==> flow/design.v <==
module vDFFE(clk, load, in, out);
  parameter n=1;
  input clk, load;
  input [n-1:0] in;
  output [n-1:0] out;
  reg [n-1:0] out;
  reg [n-1:0] vDFF_in;
  always@(*)
    vDFF_in = (load) ? in : out;
  always @(posedge clk)
    out <= vDFF_in;
endmodule
module shifter(in, shift, sout);
	input [15:0] in;
	input [1:0] shift;
	output reg [15:0] sout;
	always@(*) begin
		case(shift)
			2'b00: sout = in;
			2'b01: sout = in << 1;
			2'b10: sout = in >> 1;
			2'b11: begin
				sout = in >> 1;
				sout[15] = in[15];
			end
			default: sout = in;
		endcase
	end
endmodule
module ALU(Ain, Bin, ALUop, out, Z);
	input [15:0] Ain, Bin;
	input [1:0] ALUop;
	output reg Z;
	output reg [15:0] out;
	always@(*) begin
		casex(ALUop)
			2'b00: out = Ain + Bin;
			2'b01: out = Ain - Bin;
			2'b10: out = Ain & Bin;
			2'b11: out = ~Bin;
			default: out = 16'bxxxxxxxxxxxxxxxx;
		endcase
		Z = (out == 16'b0) ? 1'b1 : 1'b0;
	end
endmodule
module regfile(data_in, writenum, write, readnum, clk, data_out);
	input [15:0] data_in;
	input [2:0] writenum, readnum;
	input write, clk;
	output reg [15:0] data_out;
	reg [7:0] writenum_out, readnum_out;
	reg [15:0] R0, R1, R2, R3, R4, R5, R6, R7;
	always@(*) begin
		writenum_out = 8'b0;
		case(writenum)
			3'b000: writenum_out[0] = 1'b1;
			3'b001: writenum_out[1] = 1'b1;
			3'b010: writenum_out[2] = 1'b1;
			3'b011: writenum_out[3] = 1'b1;
			3'b100: writenum_out[4] = 1'b1;
			3'b101: writenum_out[5] = 1'b1;
			3'b110: writenum_out[6] = 1'b1;
			3'b111: writenum_out[7] = 1'b1;
			default: writenum_out = 8'b0;
		endcase
	end
	always@(posedge clk) begin
		if(write) begin
			case(writenum_out)
				8'b00000001: R0 <= data_in;
				8'b00000010: R1 <= data_in;
				8'b00000100: R2 <= data_in;
				8'b00001000: R3 <= data_in;
				8'b00010000: R4 <= data_in;
				8'b00100000: R5 <= data_in;
				8'b01000000: R6 <= data_in;
				8'b10000000: R7 <= data_in;
				default: {R0, R1, R2, R3, R4, R5, R6, R7} <= {8'b0, 8'b0, 8'b0, 8'b0, 8'b0, 8'b0, 8'b0, 8'b0};
			endcase
		end
	end
	always@(*) begin
		readnum_out = 8'b0;
		case(readnum)
			3'b000: readnum_out[0] = 1'b1;
			3'b001: readnum_out[1] = 1'b1;
			3'b010: readnum_out[2] = 1'b1;
			3'b011: readnum_out[3] = 1'b1;
			3'b100: readnum_out[4] = 1'b1;
			3'b101: readnum_out[5] = 1'b1;
			3'b110: readnum_out[6] = 1'b1;
			3'b111: readnum_out[7] = 1'b1;
			default: readnum_out = 8'b0;
		endcase
	end
	always@(*) begin
		case(readnum_out)
			8'b00000001: data_out = R0;
			8'b00000010: data_out = R1;
			8'b00000100: data_out = R2;
			8'b00001000: data_out = R3;
			8'b00010000: data_out = R4;
			8'b00100000: data_out = R5;
			8'b01000000: data_out = R6;
			8'b10000000: data_out = R7;
			default: data_out = 16'b0;
		endcase
	end
endmodule
module datapath(clk,readnum,vsel,loada,loadb,shift,asel,bsel,ALUop,loadc,loads,writenum,write,mdata,PC,sximm5,sximm8,Z_out,datapath_out);
  input clk;
  input [2:0] readnum, writenum;
  input [1:0] ALUop, shift;
  input write, loada, loadb, asel, bsel, loadc, loads;
  input [1:0] vsel;
  input [15:0] sximm5, sximm8, mdata;
  input [7:0] PC;
  output [15:0] datapath_out;
  output [2:0] Z_out;
  wire [15:0] data_out;
  wire [15:0] out;
  wire [15:0] sout;
  wire Z;
  wire [15:0] in;
  wire [15:0] in_loadA;
  wire [15:0] datapath_out;
  wire [2:0] Z_out;
  reg [15:0] data_in;
  reg [15:0] Ain;
  reg [15:0] Bin;
  reg [2:0] status_in;
  regfile REGFILE(.data_in(data_in),.writenum(writenum),.write(write),.readnum(readnum),.clk(clk),.data_out(data_out));
  ALU U2(.Ain(Ain),.Bin(Bin),.ALUop(ALUop),.out(out),.Z(Z));
  shifter U1(.in(in),.shift(shift),.sout(sout));
  always@(*)begin   
    case(vsel)
      2'b00: data_in = datapath_out;
      2'b01: data_in = {8'b0, PC};
      2'b10: data_in = sximm8;
      2'b11: data_in = mdata;
      default: data_in = 16'b0;
    endcase
  end
  always@(*)begin
    if(asel == 1'b1)  
      Ain = 16'b0000000000000000;
    else
      Ain = in_loadA;
  end
  always@(*)begin
    if(bsel == 1'b1)  
      Bin = sximm5;
    else
      Bin = sout;
  end
  always@(*) begin
    status_in[2] = (Ain[15]^Bin[15]) ? 0 : (out[15]^Ain[15]);
    status_in[1] = out[15];
    status_in[0] = Z;
  end
  vDFFE #(16) A(clk, loada, data_out, in_loadA);
  vDFFE #(16) B(clk, loadb, data_out, in);
  vDFFE #(16) C(clk, loadc, out, datapath_out);
  vDFFE #(3) STATUS(clk, loads, status_in, Z_out);
endmodule
module cpu(clk, reset, s, load, in, out, N, V, Z, w);
    input clk, reset, s, load;
    input [15:0] in;
    output [15:0] out;
    output reg N, V, Z, w;
    parameter Swait = 4'b0000, Sdecode = 4'b0001, SgetA = 4'b0010, SgetB = 4'b0011, Swrite = 4'b0100, Srewrite = 4'b0101, Salu = 4'b0110, Sshift = 4'b0111, Sloadout = 4'b1000;
    wire [15:0] decoder_in;
    reg [1:0] op, shift;
    reg [15:0] sximm5, sximm8;
    reg [2:0] opcode, readnum, writenum;
    reg [3:0] state;
    reg [2:0] nsel;
    reg [1:0] vsel;
    reg loada, loadb, asel, bsel, loadc, loads, write;
    wire [2:0] Z_out;
    vDFFE #(16) Instruct_Reg(clk, load, in, decoder_in);
    always@(*) begin
        op = decoder_in[12:11];
        sximm5 = { {11{decoder_in[4]}}, decoder_in[4:0] };
        sximm8 = { {8{decoder_in[7]}}, decoder_in[7:0] };
        shift = decoder_in[4:3];
        opcode = decoder_in[15:13];
    end
    always@(*)begin
       case(nsel)
            3'b001: begin
                readnum = decoder_in[2:0];
                writenum = decoder_in[2:0];
            end  
            3'b010: begin
                readnum = decoder_in[7:5];
                writenum = decoder_in[7:5];
            end  
            3'b100: begin
                readnum = decoder_in[10:8];
                writenum = decoder_in[10:8];
            end  
            default: {readnum, writenum} = 3'b0;
        endcase 
    end
    reg [3:0] state_t;
    reg w_t;
    reg [2:0] nsel_t;
    reg [1:0] vsel_t;
    reg loada_t, loadb_t, asel_t, bsel_t, loadc_t, loads_t, write_t;
    always @(posedge clk) begin
        {state_t, w_t, nsel_t, vsel_t} = {state, w, nsel, vsel};
        {loada_t, loadb_t, asel_t, bsel_t, loadc_t, loads_t, write_t} = {loada, loadb, asel, bsel, loadc, loads, write};
        if(reset == 1'b1) {w_t, state_t} = {1'b1, Swait};
        else begin
            case(state_t)
                Sdecode: begin
                    if(opcode == 3'b110 && op == 2'b10) {w_t, state_t} = {1'b0, Swrite};
                    else {w_t, state_t} = {1'b0, SgetA};
                end
                Swrite: state_t = Swait;
                Swait: begin 
                    state_t = (s == 1'b1) ? Sdecode : Swait;
                    w_t = ~s;
                end
                SgetA: state_t = SgetB;
                SgetB: begin
                    if(opcode == 3'b110 && op == 2'b0) state_t = Sshift;
                    else if(opcode == 3'b101) state_t = Salu;
                end
                Salu: state_t = Sloadout;
                Sshift: state_t = Sloadout;
                Sloadout: state_t = Srewrite;
                Srewrite: state_t = Swait;
                default: {state_t, w_t} = {Swait, 1'b1};
            endcase
        end
        case(state_t)
            SgetA: {nsel_t, loada_t, loadb_t} = {3'b100, 1'b1, 1'b0};
            SgetB: {nsel_t, loadb_t, loada_t} = {3'b001, 1'b1, 1'b0};
            Salu: {asel_t, bsel_t} = {1'b0, 1'b0};
            Sshift: {asel_t, bsel_t} = {1'b1, 1'b0};
            Sloadout: {loadc_t, loads_t} = {1'b1, 1'b1};
            Srewrite: {vsel_t, nsel_t, write_t} = {2'b0, 3'b010, 1'b1};
            Swrite: {vsel_t, nsel_t, write_t} = {2'b10, 3'b100, 1'b1};
            default: begin 
                {nsel_t, vsel_t} = {3'b0, 2'b0};
                {loada_t, loadb_t, loadc_t, loads_t, asel_t, bsel_t, write_t} = 1'b0;
            end
        endcase
        {state, w, nsel, vsel} <= {state_t, w_t, nsel_t, vsel_t};
        {loada, loadb, asel, bsel, loadc, loads, write} <= {loada_t, loadb_t, asel_t, bsel_t, loadc_t, loads_t, write_t};
    end
    datapath DP(
        .clk(clk), 
        .readnum(readnum), 
        .vsel(vsel), 
        .loada(loada), 
        .loadb(loadb), 
        .shift(shift),
        .asel(asel),
        .bsel(bsel),
        .ALUop(op),
        .loadc(loadc),
        .loads(loads),
        .writenum(writenum),
        .write(write),
        .mdata(16'b0),
        .PC(8'b0),
        .sximm5(sximm5),
        .sximm8(sximm8),
        .Z_out(Z_out),
        .datapath_out(out)
    );
    always @(*) begin
        V = Z_out[2];
        N = Z_out[1];
        Z = Z_out[0];
    end
endmodule
# [Tool chain data of cpu]
# The steps from the RTL of cpu to its reports follow in flow order.
# Line numbers count from 1 in the design file above.
# Library cell names are shortened.
# A cell with -- has no value.
[inputs] top_module="cpu" clk_port="clk" cell_library="sky130hd" corner="tt_025C_1v80"

# [Word level]
# Counts by Yosys on the flattened word-level netlist (proc, flatten, opt, wreduce; memories kept). Register bits leave out memories and registers merged into their read ports (data or address). Print and check cells are left out.
# Memory sizes are those after Yosys's memory passes, which may raise the word count (mostly to a power of two), join words into wider ones and drop unused or constant bits.
[bits] word_cells=150 rom_bits=128 memories=2 register_bits=210
[memory_table] name="(name not given)" size=8 word_bits=8 rd=1 write_ports=0 line_no=84 text="case(readnum)"
[memory_table] name="(name not given)" size=8 word_bits=8 rd=1 write_ports=0 line_no=55 text="case(writenum)"
[op_classes] muxes=30 n_reduce_logical=35 n_addsub=2 n_eq=45 bitwise=13
[op_table] op="16-bit case mux with 2-bit select" n=8
[op_table] op="16-bit case mux with 8-bit select" n=1
[op_table] op="16-bit case mux with 4-bit select" n=1
[op_table] op="7-bit OR reduction" n=9
[op_table] op="16-bit case mux with 3-bit select" n=1
[op_table] op="15-bit case mux with 3-bit select" n=1
[op_table] op="4-bit by 3-bit equality test with 1-bit output with constant B" n=8
[op_table] op="4-bit case mux with 6-bit select" n=1
[op_table] op="16-bit adder" n=1
[op_table] op="16-bit subtractor" n=1
[op_table] op="16-bit bitwise AND" n=1
[op_table] op="16-bit NOT" n=1
[op_table] op="16-bit logical NOT" n=1
[op_table] op="2-bit AND reduction" n=8
[op_table] op="4-bit by 2-bit equality test with 1-bit output with constant B" n=4
[op_table] op="8-bit by 1-bit equality test with 1-bit output with constant B" n=2
[op_table] op="8-bit by 2-bit equality test with 1-bit output with constant B" n=2
[op_table] op="8-bit by 3-bit equality test with 1-bit output with constant B" n=2
[op_table] op="8-bit by 4-bit equality test with 1-bit output with constant B" n=2
[op_table] op="8-bit by 5-bit equality test with 1-bit output with constant B" n=2
[op_table] op="8-bit by 6-bit equality test with 1-bit output with constant B" n=2
[op_table] op="8-bit by 7-bit equality test with 1-bit output with constant B" n=2
[op_table] op="8-bit equality test with constant B" n=2
[op_table] op="16-bit 2-to-1 mux" n=1
[op_table] op="5-bit OR reduction" n=3
[op_table] op="2-bit equality test with constant B" n=6
[op_table] op="2-bit OR reduction" n=6
[op_table] op="3-bit case mux with 4-bit select" n=1
# Other operator kinds: 20; their cells: 45.

# [Longest topological paths]
# Longest topological path by Yosys (ltp), each cell counted once; first at word level (registers and memories cut), then after technology mapping (sequential cells cut; the memories' decode and read muxes count).
[depth] word_depth=8 ABC_AREA=1 ltp_mapped=29

# [Mapped cells and area]
# Yosys stat after the flow's synthesis: flattened, memories mapped to cells. It holds for the ABC_AREA given above (unset counts as 0); a run with the other value may have another netlist.
[types] type="edfxtp_1" n=199 type_area_um2=5.98E+03
[types] type="nor2_1" n=201 type_area_um2=754.474
[types] type="nand2_1" n=172 type_area_um2=645.619
[types] type="ha_1" n=23 type_area_um2=287.776
[types] type="inv_1" n=76 type_area_um2=285.274
[types] type="dfxtp_1" n=14 type_area_um2=280.269
[types] type="a21oi_1" n=47 type_area_um2=235.226
[types] type="nand3_1" n=43 type_area_um2=215.206
[types] type="a221oi_1" n=17 type_area_um2=148.893
[types] type="o21ai_0" n=28 type_area_um2=140.134
[types] type="a22oi_1" n=18 type_area_um2=135.13
[types] type="xor2_1" n=14 type_area_um2=122.618
[types] type="nand4_1" n=17 type_area_um2=106.352
[types] type="a32o_1" n=10 type_area_um2=100.096
[types] type="or2_1" n=12 type_area_um2=75.072
[types] type="clkbuf_1" n=15 type_area_um2=56.304
[types] type="buf_2" n=10 type_area_um2=50.048
[types] type="mux2i_1" n=5 type_area_um2=50.048
# Not listed: further types 28, cells in them 78.
[mapped] stdcells=999 seqArea_um2=6256.0 buffers=28 area_um2=10194.8 flip_flops=213

# [Path before layout]
# Path of least setup slack by OpenSTA after synthesis, without wires, with an ideal clock, recovery checks aside; 20% of the period is set as input and as output delay. Where synthesis merged equal registers, the netlist keeps one of their names.
[synth_timing] kind="register to register" start="register Instruct_Reg.out[3]" end="register DP.STATUS.out[2]" delay_ns=3.502 clock_period_ns=8.0 setup_time_ns=0.254 stages=27 required_ns=7.746 slack_ns=4.498 arrival_time_ns=3.248 synth_period_reached_ns=3.502
# "delay_ns" is the arrival time less input delay plus setup time.
# "stages": output pins that drive a net of the path, with the launching flip-flop's if there is one; two outputs of one cell count as two.
# "synth_period_reached_ns" is the clock period less the worst setup slack; recovery checks do not enter. This is arithmetic on one report: input and output delays are still those of the set period (20% each).
# Between the ends stands the longest chain of elaborated cells between them, by number of cells; it is not shown to be the way that was timed. Of several equally long chains one is given.
# A line is the first line of the expression or statement that the cell stems from. Yosys adds cells for indexed reads and writes and turns some case tables into memories.
[synth_between] cell_sequence="edfxtp_1 > inv_1 > ha_1 > buf_6 > buf_2 > a21oi_1 > a21oi_2 > inv_1 > ha_1 > inv_1 > nor3_2 > inv_1 > nor2_2 > nand3_1 > nand2_1 > o21ai_1 > xnor2_1 > inv_1 > ha_1 > nand2_1 > nor2_1 > a211oi_1 > nand2_1 > nand3_1 > nand3_2 > nand3_1 > a21oi_2" elab_chain_len=6 cone_cells=15 lines_between=7 classes_between="2 x add/sub; 3 x eq/ne; 3 x mux; 4 x logic; 3 x reduce/logical"
[synth_rtl] item="start: declaration" line_no=5 text="output [n-1:0] out;"
[synth_rtl] item="start: assignment" line_no=11 text="out <= vDFF_in;"
[synth_rtl] item="2-bit equality test" line_no=18 text="case(shift)"
[synth_rtl] item="2-bit OR reduction"
[synth_rtl] item="15-bit case mux with 3-bit select" line_no=18
[synth_rtl] item="16-bit subtractor" line_no=38 text="2'b01: out = Ain - Bin;"
[synth_rtl] item="16-bit case mux with 4-bit select" line_no=36 text="casex(ALUop)"
[synth_rtl] item="1-bit XOR" line_no=157 text="status_in[2] = (Ain[15]^Bin[15]) ? 0 : (out[15]^Ain[15]);"
[synth_rtl] item="end: assignment" line_no=11
[synth_rtl] item="end: declaration" line_no=5

# [Timing after layout]
# Path of least setup slack in the final report of record 1 (OpenROAD, finished layout, wires in). Where an end is a register, its clock arrival counts in the times.
[layout_timing] kind="register to register" start="register Instruct_Reg.out[4]" end="register DP.STATUS.out[0]" slack_ns=0.48 arrival_time_ns=4.52 required_ns=5.00 setup_time_ns=0.24 clock_period_ns=4.76 stages=23
# Between the ends stands the longest chain of elaborated cells between them, by number of cells; it is not shown to be the way that was timed. Of several equally long chains one is given.
[layout_between] cell_sequence="edfxtp_1 > inv_2 > ha_4 > buf_8 > buf_4 > a21oi_1 > nand2_1 > nand2_1 > nand2_1 > nor2_1 > nand2_2 > nand2_2 > xor2_1 > ha_4 > nand2_4 > o21ai_2 > nand3b_1 > a21oi_2 > o21ai_2 > o211ai_1 > nor2_1 > nand2_1 > nor3_4" elab_chain_len=7 cone_cells=15 lines_between=7 classes_between="2 x add/sub; 3 x eq/ne; 4 x mux; 2 x logic; 4 x reduce/logical"
[layout_rtl] item="start: declaration" line_no=5 text="output [n-1:0] out;"
[layout_rtl] item="start: assignment" line_no=11 text="out <= vDFF_in;"
[layout_rtl] item="2-bit equality test" line_no=18 text="case(shift)"
[layout_rtl] item="2-bit OR reduction"
[layout_rtl] item="15-bit case mux with 3-bit select" line_no=18
[layout_rtl] item="16-bit subtractor" line_no=38 text="2'b01: out = Ain - Bin;"
[layout_rtl] item="16-bit case mux with 4-bit select" line_no=36 text="casex(ALUop)"
[layout_rtl] item="16-bit logical NOT" line_no=43 text="Z = (out == 16'b0) ? 1'b1 : 1'b0;"
[layout_rtl] item="1-bit 2-to-1 mux" line_no=43
[layout_rtl] item="end: assignment" line_no=11
[layout_rtl] item="end: declaration" line_no=5
# Nets of the timed path that keep an RTL name, with a line that drives or declares them; the list need not be complete.
[layout_named_nets] signal="DP.C.in[9]" line_no=36

# Settings and measured results of 4 stored flow runs for module cpu (sky130hd), not sorted in any way. The constraints put input and output delay at 20% of the set period each and load the outputs with 0.01 pF.
# "clock_period_reached_ns" = clock period - worst setup slack. The figure is calculated, with input and output delays left at 20% of the set period.
# "totalPower_uw" is the tool's figure for a default switching activity; nothing was simulated.
run="record 1" settings ABC_AREA=1 CELL_PAD_IN_SITES_DETAIL_PLACEMENT=1 CORE_ASPECT_RATIO=1.07 CORE_MARGIN=5 CORE_UTILIZATION=35 CTS_CLUSTER_DIAMETER=66 CTS_CLUSTER_SIZE=21 GPL_ROUTABILITY_DRIVEN=1 GPL_TIMING_DRIVEN=0 MAX_ROUTING_LAYER="met4" MIN_ROUTING_LAYER="met2" PLACE_DENSITY=0.73 SETUP_SLACK_MARGIN=1.03 SLEW_MARGIN=40 TNS_END_PERCENT=90 period_ns=4.76 CAP_MARGIN=20
run="record 1" results worst_setup_slack_ns=0.482 post_route_util_pct=43.3 design.die.area_um2=32642.6 setup_tns_ns=0.000 finish.stdcell_area_um2=12409.4 totalPower_uw=4793 yosys_chip_area_um2=10194.8 clock_period_reached_ns=4.278
run="record 2" settings CELL_PAD_IN_SITES_GLOBAL_PLACEMENT=3 CORE_ASPECT_RATIO=1.77 CORE_MARGIN=6 CORE_UTILIZATION=50 CTS_CLUSTER_DIAMETER=234 CTS_CLUSTER_SIZE=46 MAX_ROUTING_LAYER="met5" PLACE_DENSITY=0.71 SETUP_SLACK_MARGIN=-0.24 period_ns=3.77 CAP_MARGIN=20 SLEW_MARGIN=20
run="record 2" results clock_period_reached_ns=4.146 yosys_chip_area_um2=10425.0 finish.stdcell_area_um2=12653.4 post_route_util_pct=62.6 setup_tns_ns=-1.156 worst_setup_slack_ns=-0.376 totalPower_uw=5617 design.die.area_um2=24601.8
run="record 3" settings ABC_AREA=1 CAP_MARGIN=15 CELL_PAD_IN_SITES_GLOBAL_PLACEMENT=2 CORE_UTILIZATION=69 MAX_ROUTING_LAYER="met5" PLACE_DENSITY_LB_ADDON=0.16 SETUP_SLACK_MARGIN=1.56 TNS_END_PERCENT=20 period_ns=8.0 CORE_MARGIN=2 SLEW_MARGIN=20
run="record 3" outcome="not finished: placement ended with error FLW-0024"
run="record 4" settings CORE_ASPECT_RATIO=1.15 CORE_MARGIN=2 CORE_UTILIZATION=35 CTS_CLUSTER_DIAMETER=288 GPL_ROUTABILITY_DRIVEN=1 GPL_TIMING_DRIVEN=0 MAX_ROUTING_LAYER="met5" MIN_ROUTING_LAYER="met2" PLACE_DENSITY=0.73 SETUP_SLACK_MARGIN=-0.19 TNS_END_PERCENT=25 period_ns=4.76 CAP_MARGIN=20 SLEW_MARGIN=20
run="record 4" results yosys_chip_area_um2=10425.0 totalPower_uw=4773 worst_setup_slack_ns=-0.062 post_route_util_pct=41.4 clock_period_reached_ns=4.822 design.die.area_um2=31185.1 finish.stdcell_area_um2=12110.4 setup_tns_ns=-0.062
